==> flow/design.v <==
`timescale 1ns / 1ps
module Contador_Comparador(
	input	clk, rst,
	input enable,
	output reg iguales	
	);
reg [25:0] CuentaCada20ns;
always @ (posedge rst or posedge clk) 
	begin
	  if (rst) CuentaCada20ns <= 0;  
	  else if (iguales) CuentaCada20ns <= 0;
			else if (enable) CuentaCada20ns <= CuentaCada20ns +1;
			else CuentaCada20ns <= CuentaCada20ns;
	end
always @(CuentaCada20ns)
	begin
		if (CuentaCada20ns == 5_000) 
			iguales = 'b1; 
		else iguales = 0;
end
endmodule
`timescale 1ns / 1ps
module Debouncer(
    input Clock,
    input Reset,
    input Switch,
    output reg One_Shot,
	 output reg Sw_Clean
    );
	 parameter [2:0] Ini  = 'b000;
	 parameter [2:0] Shot = 'b001;
	 parameter [2:0] Off1 = 'b011;
	 parameter [2:0] Sw_1 = 'b010;
	 parameter [2:0] Off2 = 'b110;
	 wire Delay_End;
	 reg [2:0] Status;
	 always @ (posedge Reset, posedge Clock)
		begin
			if (Reset)
				Status <= Ini;
			else
				case (Status)
					Ini: if (Switch)
						Status <= Shot;
					else
						Status <= Ini; 
					Shot: Status <= Off1;
					Off1: if (Delay_End)
						Status <= Sw_1;
					else
						Status <= Off1;
					Sw_1: if (~Switch)
						Status <= Off2;
					else
						Status <= Sw_1;
					Off2: if (Delay_End)
						Status <= Ini;
					else
						Status <= Off2;
					default: Status <= Ini;
				endcase
		end
	always @ (Status)
		begin
			case (Status)
				Ini:  begin One_Shot = 'b0; Sw_Clean = 'b0; end
				Shot: begin One_Shot = 'b1; Sw_Clean = 'b0; end
				Off1: begin One_Shot = 'b0; Sw_Clean = 'b1; end
				Sw_1: begin One_Shot = 'b0; Sw_Clean = 'b0; end
				Off2: begin One_Shot = 'b0; Sw_Clean = 'b1; end
				default: begin One_Shot = 'b0; Sw_Clean = 'b0; end
			endcase
		end
	Contador_Comparador CC(.clk(Clock), .rst(Reset), .enable(Switch), .iguales(Delay_End));
endmodule
`timescale 1ns / 1ps
module MaquinaEstados(
	input A,
	input B,
	input clk,
	input reset,
	output reg inc,
	output reg dec
);
parameter espera = 'b0000;
parameter a_0    = 'b0001; 
parameter a_1    = 'b0010; 
parameter b_0    = 'b0011; 
parameter b_1    = 'b0100; 
reg [2:0] estado;
always @ (posedge clk, posedge reset)
begin
	if(reset)
		estado <= 0;
	else
	begin
		case(estado)
		espera:
		begin
			if(A == 1 && B == 0) estado <= a_0;
			else if(B == 1 && A == 0) estado <= b_0;
		end
		a_0:
		begin
			if(B)	estado <= a_1;
		end
		b_0:
		begin
			if(A) estado <= b_1;
		end
		a_1:
		begin
			estado <= espera;
		end
		b_1:
		begin
			estado <= espera;
		end
		default:	estado <= espera;
		endcase
	end
end
always @ (estado)
begin
	case(estado)
	espera:
	begin
		inc = 0;
		dec = 0;
	end
	a_0:
	begin
		inc = 0;
		dec = 0;
	end
	b_0:
	begin
		inc = 0;
		dec = 0;
	end
	a_1:
	begin
		inc = 1;
		dec = 0;
	end
	b_1:
	begin
		inc = 0;
		dec = 1;
	end
	default:
	begin
		inc = 0;
		dec = 0;
	end
	endcase
end
endmodule
`timescale 1ns / 1ps
module SumadorRotary #(parameter [11:0] resetValue = 12'd0)(
	input clk,
	input reset,
	input inc,
	input dec,
	output reg [15:0] result
    );
parameter increase = 15;
	always @ (posedge reset or posedge clk)
		begin
		if(reset) result <= resetValue;
		else if(inc)
		begin
			result <= result+increase;
		end
		else if(dec)
		begin
				result <= result-increase;
		end
		end
endmodule
`timescale 1ns / 1ps
module RotaryEncoders #(parameter [11:0] resetValue = 12'd0)(
	input clk,
	input reset,
	input LeftA,
	input LeftB,
	input RightA,
	input RightB,
	output [15:0] result,
	output [15:0] result2,
	output moved		 
    );
	 wire LeftA_shot;
	 wire LeftB_shot;
	 wire RightA_shot;
	 wire RightB_shot;
	 wire increase;
	 wire decrease;
	 wire [15:0] res;
	 wire increase2;
	 wire decrease2;
	 wire [15:0] res2;
	 Debouncer deb1(.Clock(clk), .Reset(reset), .Switch(LeftA), .Sw_Clean(LeftA_shot));
	 Debouncer deb2(.Clock(clk), .Reset(reset), .Switch(LeftB), .Sw_Clean(LeftB_shot));
	 MaquinaEstados maquina1(.A(LeftA_shot), .B(LeftB_shot), .clk(clk), .reset(reset), .inc(increase), .dec(decrease));
	 SumadorRotary #(resetValue) sumador(.clk(clk), .reset(reset), .inc(increase), .dec(decrease), .result(res));
	 Debouncer deb4(.Clock(clk), .Reset(reset), .Switch(RightA), .Sw_Clean(RightA_shot));
	 Debouncer deb3(.Clock(clk), .Reset(reset), .Switch(RightB), .Sw_Clean(RightB_shot));
	 MaquinaEstados maquina2(.A(RightA_shot), .B(RightB_shot), .clk(clk), .reset(reset), .inc(increase2), .dec(decrease2));
	 SumadorRotary #(resetValue) sumador2(.clk(clk), .reset(reset), .inc(increase2), .dec(decrease2), .result(res2));
	 assign result = res;
	 assign result2 = res2;
	 assign moved = increase | decrease | increase2 | decrease2;
endmodule
`timescale 1ns / 1ps
module clockdiv(
	input wire clk,		 
	input wire clr,		 
	output wire dclk,		 
	output wire segclk	 
	);
reg [16:0] q;
always @(posedge clk or posedge clr)
begin
	if (clr == 1)
		q <= 0;
	else
		q <= q + 1;
end
assign segclk = q[16];
assign dclk = q[0];
endmodule
`timescale 1ns / 1ps
module vga640x480(
	input wire clk,			      
	input wire pix_en,		      
	input wire moved,		      
	input wire clr,	           
	input [15:0] posx,
	input [15:0] posy,
	input [15:0] posx2,
	input [15:0] posy2,
	output wire hsync,		  
	output wire vsync,		 
	output reg[2:0] red,	      
	output reg[2:0] green,    
	output reg[1:0] blue,	    
	output [3:0] score1,
	output [3:0] score2
	);
parameter cursor_width  = 20;
parameter cursor_height = 20;
parameter ball_size = 10;
reg [15:0] ball_x;
reg [15:0] ball_y;
localparam [6:0] cursor_size_player1 = 20;
localparam [6:0] cursor_size_player2 = 20;
reg [3:0] player1_score;
reg [3:0] player2_score;
reg [7:0] player1_color;
reg [7:0] player2_color;
parameter hpixels  = 800;        
parameter vlines   = 521;       
parameter hpulse   = 96; 	    
parameter vpulse   = 2; 	   
parameter hbp      = 144; 	  
parameter hfp      = 784; 	 
parameter vbp      = 31;   
parameter vfp      = 511; 
reg [9:0] hc;
reg [9:0] vc;
always @(posedge clk or posedge clr)
begin
	if (clr == 1)
	begin
		hc <= 0;
		vc <= 0;
	end
	else if (pix_en)
	begin
		if (hc < hpixels - 1)
			hc <= hc + 1;
		else
		begin
			hc <= 0;
			if (vc < vlines - 1)
				vc <= vc + 1;
			else
				vc <= 0;
		end
	end
end
assign hsync = (hc < hpulse) ? 0:1;
assign vsync = (vc < vpulse) ? 0:1;
reg printH_player1;
reg printV_player1;
reg printH_ball;
reg printV_ball;
reg printH_player2;
reg printV_player2;
always @*
begin
	printV_player1 = (vc > vbp + posy && vc < vbp + posy + cursor_size_player1);
	printV_player2 = (vc > vbp + posy2 && vc < vbp + posy2 + cursor_size_player2);
	printV_ball    = (vc > vbp + ball_y && vc < vbp + ball_y + ball_size);
end
always @*
begin
	printH_player1 = (hc > hbp + posx && hc < hbp + posx + cursor_size_player1);
	printH_player2 = (hc > hbp + posx2 && hc < hbp + posx2 + cursor_size_player2);
	printH_ball    = (hc > hbp + ball_x && hc < hbp + ball_x + ball_size);
end
always @ (printH_player1, printV_player1, printH_player2, printV_player2, printH_ball, printV_ball, player1_color, player2_color)
begin
	if(printH_player1 && printV_player1 && printH_ball && printV_ball && printH_player2 && printV_player2)
	begin
		red = 3'b101;
		green = 3'b110;
		blue = 2'b01;
	end
	else if(printH_player1 && printV_player1)
	begin
		red = player1_color[7:5];
		green = player1_color[4:2];
		blue = player1_color[1:0];
	end
	else if(printH_player2 && printV_player2)
	begin
		red = player2_color[7:5];
		green = player2_color[4:2];
		blue = player2_color[1:0];
	end
	else if(printH_ball && printV_ball)
	begin
		red = 3'b001;
		green = 3'b111;
		blue = 2'b01;
	end
	else
	begin
		red = 3'b000;
		green = 3'b000;
		blue = 2'b00;
	end
end
reg [8:0] random;
always @(posedge clk or posedge clr)
begin
	if (clr == 1)
		random <= 0;
	else if (pix_en)
	begin
		if (random == 400)
			random <= 0;
		else
			random <= random + 1'b1;
	end
end
reg moved_q;
always @(posedge clk or posedge clr)
begin
	if (clr == 1)
	begin
		moved_q <= 0;
		ball_x <= 300;
		ball_y <= 300;
		player1_score <= 0;
		player2_score <= 0;
		player1_color <= 8'b11100110;
		player2_color <= 8'b00101011;
	end
	else
	begin
		moved_q <= moved;
		if (moved_q)
		begin
			if((ball_x >= posx && ball_x <= posx + cursor_size_player1) && (ball_y >= posy && ball_y <= posy + cursor_size_player1))
			begin
				ball_x <= random[8:0] ;
				ball_y <= random[8:0] ;
				player1_score <= player1_score + 1;
				player1_color <= player1_color+1;
			end
			else if((ball_x >= posx2 && ball_x <= posx2 + cursor_size_player2) && (ball_y >= posy2 && ball_y <= posy2 + cursor_size_player2))
			begin
				ball_x <= random[8:0] ;
				ball_y <= random[8:0] ;
				player2_score <= player2_score + 1;
				player2_color <= player2_color+1;
			end
		end
	end
end
assign score1 = player1_score;
assign score2 = player2_score;
endmodule
`timescale 1ns / 1ps
module nCounter #(parameter integer limit=2, parameter busSize = 4)(
    input clk, enable, rst,
    output reg [busSize-1:0] count,
	 output reg overflow
    );
	 always @ (posedge rst, posedge clk)
	 begin
		if(rst)
		begin
			count<='b0;
			overflow <= 0;
		end
		else
		begin
		overflow <= 0;
		if(count == limit)  
			begin
				count<='b0;
				overflow <= 1;
			end
		else if(enable)
			count<=count+'b1;
		end
	 end
endmodule
`timescale 1ns / 1ps
module Timer #(parameter busSize = 26, parameter binTime = 50_000_000)(
    input clk, enable, rst,
    output reg toggle
    );
	 reg [busSize-1:0] localCount;
	 reg [busSize-1:0] limit;
	always @ (posedge rst, posedge clk) 
	begin
		if (rst) begin localCount <= 0; limit <= binTime; end
		else if (toggle) localCount <= 0;
		else if (enable) localCount <= localCount +1;
	end
	always @ (limit, localCount) 
	begin
		if (localCount == limit) toggle = 'b1; 
		else toggle = 'b0;
	end
endmodule
`timescale 1ns / 1ps
module Mux4_4(
    input [3:0] numA,
	 input [3:0] numB,
	 input [3:0] numC,
	 input [3:0] numD,
    input [1:0] sw,
    output [3:0] out
    );
	 assign out = (sw[0] == 1) ? (sw[1] == 1 ? numD : numB) : (sw[1] == 1 ? numC : numA);
endmodule
`timescale 1ns / 1ps
module bin_to_hex(
    input w,
    input x,
    input y,
    input z,
    output [6:0] num
    );
		assign num[6]= (~w&~x&~y&z)| (~w&x&~y&~z)| (w&x&~y&z)| (w&~x&y&z);
		assign num[5]= (w&x&y&z)| (w&x&y&~z)| (w&x&~y&~z)| (w&~x&y&z)|(~w&x&y&~z)|(~w&x&~y&z);
		assign num[4]= (~w&~x&y&~z)| (w&x&~y&~z)| (w&x&y);
		assign num[3]= (x&y&z)| (~x&~y&z)| (w&~x&y&~z)| (~w&x&~y&~z);
		assign num[2]= (~w&z)| (~x&~y&z)| (~w&x&~y);
		assign num[1] = (~w&~x&~y&z)| (~w&~x&y&z)| (~w&~x&y&~z)| (~w&x&y&z)| (w&x&~y&z);
		assign num[0]= (~w&~x&~y)| (~w&x&y&z)| (w&x&~y&~z);
endmodule
`timescale 1ns / 1ps
module Display(
	 input clk,
	 input rst,
	 input [3:0]A, 
	 input [3:0]B, 
	 input [3:0]C, 
	 input [3:0]D,
    output [6:0] numOut,
    output [3:0] transistor
    );
	 wire tggl;
	 wire [1:0] switcher;
	 wire [3:0] currentNumber;
	 Timer #(22, 250_000) dispTimer(.clk(clk), .enable(1'b1), .rst(rst), .toggle(tggl));  
	 nCounter #(4, 2) switch(.clk(clk),.count(switcher), .enable(tggl), .rst(rst), .overflow());  
	 Mux4_4 numbers(.sw(switcher), .numA(D), .numB(C), .numC(B), .numD(A), .out(currentNumber));
	 Mux4_4 oneCold(.sw(switcher), .numA(4'b0111), .numB(4'b1011), .numC(4'b1101), .numD(4'b1110), .out(transistor));
	 bin_to_hex converter(.w(currentNumber[3]),.x(currentNumber[2]),.y(currentNumber[1]),.z(currentNumber[0]), .num(numOut));	 
endmodule
`timescale 1ns / 1ps
module SuperBallPickupMasterRotaryChampionDeluxe5(
	input LeftA,
	input LeftB,
	input RightA,
	input RightB,
	input LeftA2,
	input LeftB2,
	input RightA2,
	input RightB2,
	input wire clk,			 
	input wire reset,			 
	output wire [6:0] seg,	 
	output wire [3:0] an,	 
	output wire dp,			 
	output wire [2:0] red,	 
	output wire [2:0] green, 
	output wire [1:0] blue,	 
	output wire hsync,		 
	output wire vsync,			 
	output resetOut
	);
wire segclk;
wire dclk;
assign dp = 1;
wire [15:0] posx;
wire [15:0] posy;
wire [15:0] posx2;
wire [15:0] posy2;
wire moved1;
wire moved2;
RotaryEncoders #(12'd100) rot(.clk(clk),.reset(reset), .LeftA(LeftA),.LeftB(LeftB),.RightA(RightA),.RightB(RightB),.result(posx),.result2(posy),.moved(moved1));
RotaryEncoders #(12'd400) rot2(.clk(clk),.reset(reset), .LeftA(LeftA2),.LeftB(LeftB2),.RightA(RightA2),.RightB(RightB2),.result(posx2),.result2(posy2),.moved(moved2));
clockdiv U1(.clk(clk),.clr(reset),.segclk(segclk),.dclk(dclk));
wire [3:0] score1;
wire [3:0] score2;
vga640x480 U3(.clk(clk),.pix_en(~dclk),.moved(moved1 | moved2),.clr(reset),.hsync(hsync),.vsync(vsync), .posx(posx), .posy(posy),  .posx2(posx2), .posy2(posy2), .red(red),.green(green),.blue(blue),.score1(score1),.score2(score2));
Display outputDisp(.clk(clk),.rst(reset),.A(4'b0001),.B(score1),.C(4'b0010),.D(score2),.numOut(seg),.transistor(an));
assign resetOut = reset;
endmodule
# Reports on SuperBallPickupMasterRotaryChampionDeluxe5
# Tool output for the design above, in the order of the flow.
# Line numbers count from 1 in the design file above.
# Cell names lack the library's common part.
inputs:
  top: "SuperBallPickupMasterRotaryChampionDeluxe5"
  clock: "clk"
  lib: "sky130hd"
  pvt_corner: "tt_025C_1v80"

# Word-level counts
# Source: Yosys, flattened and elaborated, memories not mapped. Widths are those after wreduce. Registers that Yosys merges into a memory's read port (data or address) are not register bits. Print and check cells do not count.
bits:
  register_bits: 419
  latchBits: 0
  mem_bits_rw: 0
  rom_bits: 0
  clocked_rd_ports_x_width: 0
  memories: 0
  in_bits: 10
  out_inout_bits: 23
  wordCells: 447
classes:
  add_sub_neg: 42
  mul: 0
  div: 0
  compare: 24
  eq_ne: 70
  shift: 0
  n_mux: 135
  logic: 72
  reduce_and_logical: 68
op_table:
  columns: ["cell", "n"]
  rows:
  - ["26-bit two-way mux", 16]
  - ["26-bit by 1-bit adder with 26-bit output with constant B", 8]
  - ["26-bit by 13-bit equality test with 1-bit output with constant B", 8]
  - ["10-bit by 32-bit greater-than comparator with 1-bit output", 6]
  - ["10-bit by 32-bit < comparator with 1-bit output", 6]
  - ["16-bit two-way mux", 10]
  - ["32-bit by 5-bit adder with 32-bit output with constant B", 4]
  - ["3-bit two-way mux", 40]
  - ["3-bit parallel mux with 5-bit select", 8]
  - ["3-bit by 2-bit equality test with 1-bit output with constant B", 24]
  - ["16-bit greater-or-equal comparator", 4]
  - ["16-bit <= comparator", 4]
  - ["16-bit by 4-bit adder with 16-bit output with constant B", 4]
  - ["16-bit by 4-bit subtractor with 16-bit output with constant B", 4]
  - ["16-bit by 5-bit adder with 16-bit output with constant B", 4]
  - ["32-bit by 4-bit adder with 32-bit output with constant B", 2]
  - ["5-bit by 16-bit adder with 17-bit output with constant A", 3]
  - ["8-bit by 16-bit adder with 17-bit output with constant A", 3]
  - ["1-bit two-way mux", 45]
  - ["3-bit by 1-bit equality test with 1-bit output with constant B", 12]
  - ["3-bit equality test with constant B", 12]
  - ["3-bit zero test", 12]
  - ["3-bit parallel mux with 3-bit select", 4]
  - ["1-bit bitwise AND", 29]
  - ["1-bit OR", 28]
  - ["1-bit logical AND", 27]
  - ["2-bit nonzero test", 13]
  - ["22-bit by 1-bit adder with 22-bit output with constant B", 1]
# Not listed: further kinds 22, cells in them 70.

# Logic depth
# Yosys ltp: most cells in a row. Word level: on the elaborated netlist, between registers, memories and ports. Mapped: between sequential cells and ports; inverters and the memories' decode and read muxes count.
logic_depth:
  depth_word: 10
  abc_area: 1
  depth_mapped: 25
  ltp_nobuf: 25

# After synthesis
# The flow's flattened synthesis, as Yosys stat reports it; memories are mapped. The netlist is that of the ABC_AREA named above (0 if unset); the other value can give another one.
# The area totals of this step are shown rounded.
mapped:
  mapped_cells: 4161
  mapped_area_um2: 31000
  seqArea_um2: 11000
  ffs: 420
  buffers: 42
by_type:
  columns: ["cell", "n", "type_area_um2"]
  rows:
  - ["dfrtp_1", 383, 9.58E+03]
  - ["ha_1", 296, 3.7E+03]
  - ["nand2_1", 850, 3190.56]
  - ["inv_1", 646, 2.42E+03]
  - ["nor2_1", 416, 1.56E+03]
  - ["xor2_1", 176, 1.54E+03]
  - ["nand3_1", 282, 1.41E+03]
  - ["a21oi_1", 224, 1.12E+03]
  - ["o21ai_0", 213, 1.07E+03]
  - ["dfstp_2", 37, 972.182]
  - ["nor3_1", 133, 665.638]
  - ["nand4_1", 91, 569.296]
  - ["xnor2_1", 59, 516.746]
  - ["nor4_1", 55, 344.08]
  - ["o22ai_1", 26, 162.656]
  - ["o21bai_1", 19, 142.637]
  - ["nor2_4", 9, 101.347]
  - ["o32a_1", 10, 100.096]
# Not listed: further types 53, cells in them 236.

# Path before layout
# Path of least setup slack by OpenSTA after synthesis, without wires, with an ideal clock, recovery checks aside; 20% of the period is set as input and as output delay. Where synthesis merged equal registers, the netlist keeps one of their names.
synth_path:
  kind: "input -> output"
  start: "input port reset"
  end: "output port resetOut"
  clock_period_ns: 20.0
  input_delay_ns: 4.000
  output_delay_ns: 4.000
  launch_ns: 4.000
  t_arrival_ns: 4.119
  t_required_ns: 16.000
  slack_ns: 11.881
  path_delay_ns: 0.119
  path_stages: 1
  n_path_buf: 1
  period_less_setup_slack_ns: 8.119
# "path_delay_ns" = arrival - input delay + setup time.
# At an output port there is no setup time.
# "path_stages": output pins that drive a net of the path, with the launching flip-flop's if there is one; two outputs of one cell count as two.
# "period_less_setup_slack_ns" is the clock period less the worst setup slack; recovery checks do not enter. This is arithmetic on one report: input and output delays are still those of the set period (20% each).
synth_between:
  cell_sequence: "buf_4"
  elab_chain_cells: 0
  cone_cells: 0
  cone_lines: 0
synth_rtl:
  columns: ["item", "line_no", "rtl"]
  rows:
  - ["start: declaration", 500, "input wire reset,"]
  - ["end: declaration", 509, "output resetOut"]

# Worst path after layout
# Path of least setup slack in the final report of run 1 (OpenROAD, finished layout, wires in). Where an end is a register, its clock arrival counts in the times.
layout_path:
  kind: "register -> output"
  start: "register rot2.sumador2.result[0]"
  end: "output port blue[1]"
  clock_period_ns: 8.32
  output_delay_ns: 1.66
  launch_ns: 0.65
  t_arrival_ns: 5.86
  t_required_ns: 6.66
  slack_ns: 0.79
  path_stages: 21
  n_path_buf: 1
# Between the ends stands the longest chain of elaborated cells between them, by number of cells; it is not shown to be the way that was timed. Of several equally long chains one is given.
# Each line given opens the expression or statement behind the cell; cells for indexed reads and writes are added by Yosys, which also makes memories of some case tables.
# A register here has more assigning lines than the two given.
layout_between:
  cell_sequence: "dfrtp_1 > clkinv_1 > ha_1 > inv_1 > nand2_1 > nand2_1 > nand3_1 > a21oi_1 > nand3_1 > nor2_1 > xor2_1 > ha_1 > a21oi_1 > a21boi_0 > nor2_1 > nand3_4 > nand2_1 > nor2_1 > nand3_1 > nand2_1 > clkdlybuf4s50_1"
  elab_chain_cells: 8
  cone_cells: 10
  cone_lines: 4
  cone_classes: "add/sub (2); compare (2); mux (3); reduce/logical (3)"
layout_rtl:
  columns: ["item", "line_no", "rtl"]
  rows:
  - ["start: declaration", 165, "output reg [15:0] result"]
  - ["start: assignment", 170, "if(reset) result <= resetValue;"]
  - ["start: assignment", 173, "result <= result+increase;"]
  - ["5-bit by 16-bit adder with 17-bit output", 304, "printV_player2 = (vc > vbp + posy2 && vc < vbp + posy2 + cursor_size_player2);"]
  - ["32-bit by 5-bit adder with 32-bit output", 304, null]
  - ["10-bit by 32-bit < comparator with 1-bit output", 304, null]
  - ["1-bit logical AND", 304, null]
  - ["1-bit logical AND", 327, "else if(printH_player2 && printV_player2)"]
  - ["2-bit two-way mux", 327, null]
  - ["2-bit two-way mux", 321, "else if(printH_player1 && printV_player1)"]
  - ["2-bit two-way mux", 315, "if(printH_player1 && printV_player1 && printH_ball && printV_ball && printH_player2 && printV_player2)"]
  - ["end: declaration", 506, "output wire [1:0] blue,"]

# Settings and measured results of 6 stored flow runs for module SuperBallPickupMasterRotaryChampionDeluxe5 (sky130hd), not sorted in any way. The constraints put input and output delay at 20% of the set period each and load the outputs with 0.01 pF.
# "critical_path_time_ns" is the time allowed to the run's worst setup path (the clock period less input and output delay, where it has them) less its slack. Clock arrival times count: a late capture clock shortens it, a late launch clock lengthens it.
# Values from the reports are rounded here.
runs:
  - name: "run 1"
    settings:
      ABC_AREA: 1
      CELL_PAD_IN_SITES_GLOBAL_PLACEMENT: 1
      CORE_ASPECT_RATIO: 0.72
      CORE_MARGIN: 4
      CORE_UTILIZATION: 50
      CTS_CLUSTER_DIAMETER: 226
      CTS_CLUSTER_SIZE: 11
      GPL_ROUTABILITY_DRIVEN: 0
      GPL_TIMING_DRIVEN: 0
      MAX_ROUTING_LAYER: "met4"
      MIN_ROUTING_LAYER: "met2"
      SLEW_MARGIN: 25
      TNS_END_PERCENT: 50
      period_ns: 8.32
      CAP_MARGIN: 20
    results:
      synth_area_um2: 31000
      final_die_area_um2: 66000
      stdcell_area_um2: 34000
      final_setup_ws_ns: 0.79
      fin_tns_ns: 0.000
      hold_ws_ns: 0.44
      critical_path_time_ns: 5.86
      worst_path_kind: "register -> output"
  - name: "run 2"
    settings:
      ABC_AREA: 1
      CORE_ASPECT_RATIO: 1.78
      CORE_MARGIN: 3
      MAX_ROUTING_LAYER: "met4"
      MIN_ROUTING_LAYER: "met1"
      period_ns: 5.73
      CAP_MARGIN: 20
      CORE_UTILIZATION: 40
      SLEW_MARGIN: 20
    results:
      synth_area_um2: 31000
      final_die_area_um2: 81000
      stdcell_area_um2: 34000
      final_setup_ws_ns: 0.17
      fin_tns_ns: 0.000
      hold_ws_ns: 0.44
      critical_path_time_ns: 4.41
      worst_path_kind: "register -> output"
  - name: "run 3"
    settings:
      period_ns: 6.78
      CAP_MARGIN: 20
      CORE_MARGIN: 2
      CORE_UTILIZATION: 40
      SLEW_MARGIN: 20
    results:
      synth_area_um2: 29000
      final_die_area_um2: 74000
      stdcell_area_um2: 32000
      final_setup_ws_ns: 0.16
      fin_tns_ns: 0.000
      hold_ws_ns: 0.43
      critical_path_time_ns: 5.26
      worst_path_kind: "register -> output"
  - name: "run 4"
    settings:
      CAP_MARGIN: 15
      CELL_PAD_IN_SITES_DETAIL_PLACEMENT: 1
      CORE_MARGIN: 9
      CORE_UTILIZATION: 48
      CTS_CLUSTER_DIAMETER: 311
      CTS_CLUSTER_SIZE: 10
      GPL_ROUTABILITY_DRIVEN: 1
      GPL_TIMING_DRIVEN: 1
      MIN_ROUTING_LAYER: "met1"
      PLACE_DENSITY_LB_ADDON: 0.14
      SETUP_SLACK_MARGIN: 3.3
      TNS_END_PERCENT: 100
      period_ns: 17.9
      SLEW_MARGIN: 20
    results:
      synth_area_um2: 29000
      final_die_area_um2: 69000
      stdcell_area_um2: 31000
      final_setup_ws_ns: 8.3
      fin_tns_ns: 0.000
      hold_ws_ns: 0.44
      critical_path_time_ns: 6.07
      worst_path_kind: "register -> output"
  - name: "run 5"
    settings:
      ABC_AREA: 1
      CELL_PAD_IN_SITES_GLOBAL_PLACEMENT: 1
      CORE_ASPECT_RATIO: 0.69
      CORE_MARGIN: 7
      CORE_UTILIZATION: 50
      CTS_CLUSTER_SIZE: 77
      MAX_ROUTING_LAYER: "met4"
      SLEW_MARGIN: 25
      TNS_END_PERCENT: 50
      period_ns: 8.32
      CAP_MARGIN: 20
    results:
      synth_area_um2: 31000
      final_die_area_um2: 69000
      stdcell_area_um2: 34000
      final_setup_ws_ns: 1.6
      fin_tns_ns: 0.000
      hold_ws_ns: 0.44
      critical_path_time_ns: 5.11
      worst_path_kind: "register -> output"
  - name: "run 6"
    settings:
      ABC_AREA: 1
      CELL_PAD_IN_SITES_GLOBAL_PLACEMENT: 1
      CORE_ASPECT_RATIO: 0.69
      CORE_MARGIN: 7
      CORE_UTILIZATION: 50
      CTS_CLUSTER_SIZE: 11
      GPL_TIMING_DRIVEN: 0
      MAX_ROUTING_LAYER: "met4"
      SLEW_MARGIN: 25
      TNS_END_PERCENT: 50
      period_ns: 8.32
      CAP_MARGIN: 20
    results:
      synth_area_um2: 31000
      final_die_area_um2: 69000
      stdcell_area_um2: 34000
      final_setup_ws_ns: 1.4
      fin_tns_ns: 0.000
      hold_ws_ns: 0.43
      critical_path_time_ns: 5.23
      worst_path_kind: "register -> output"
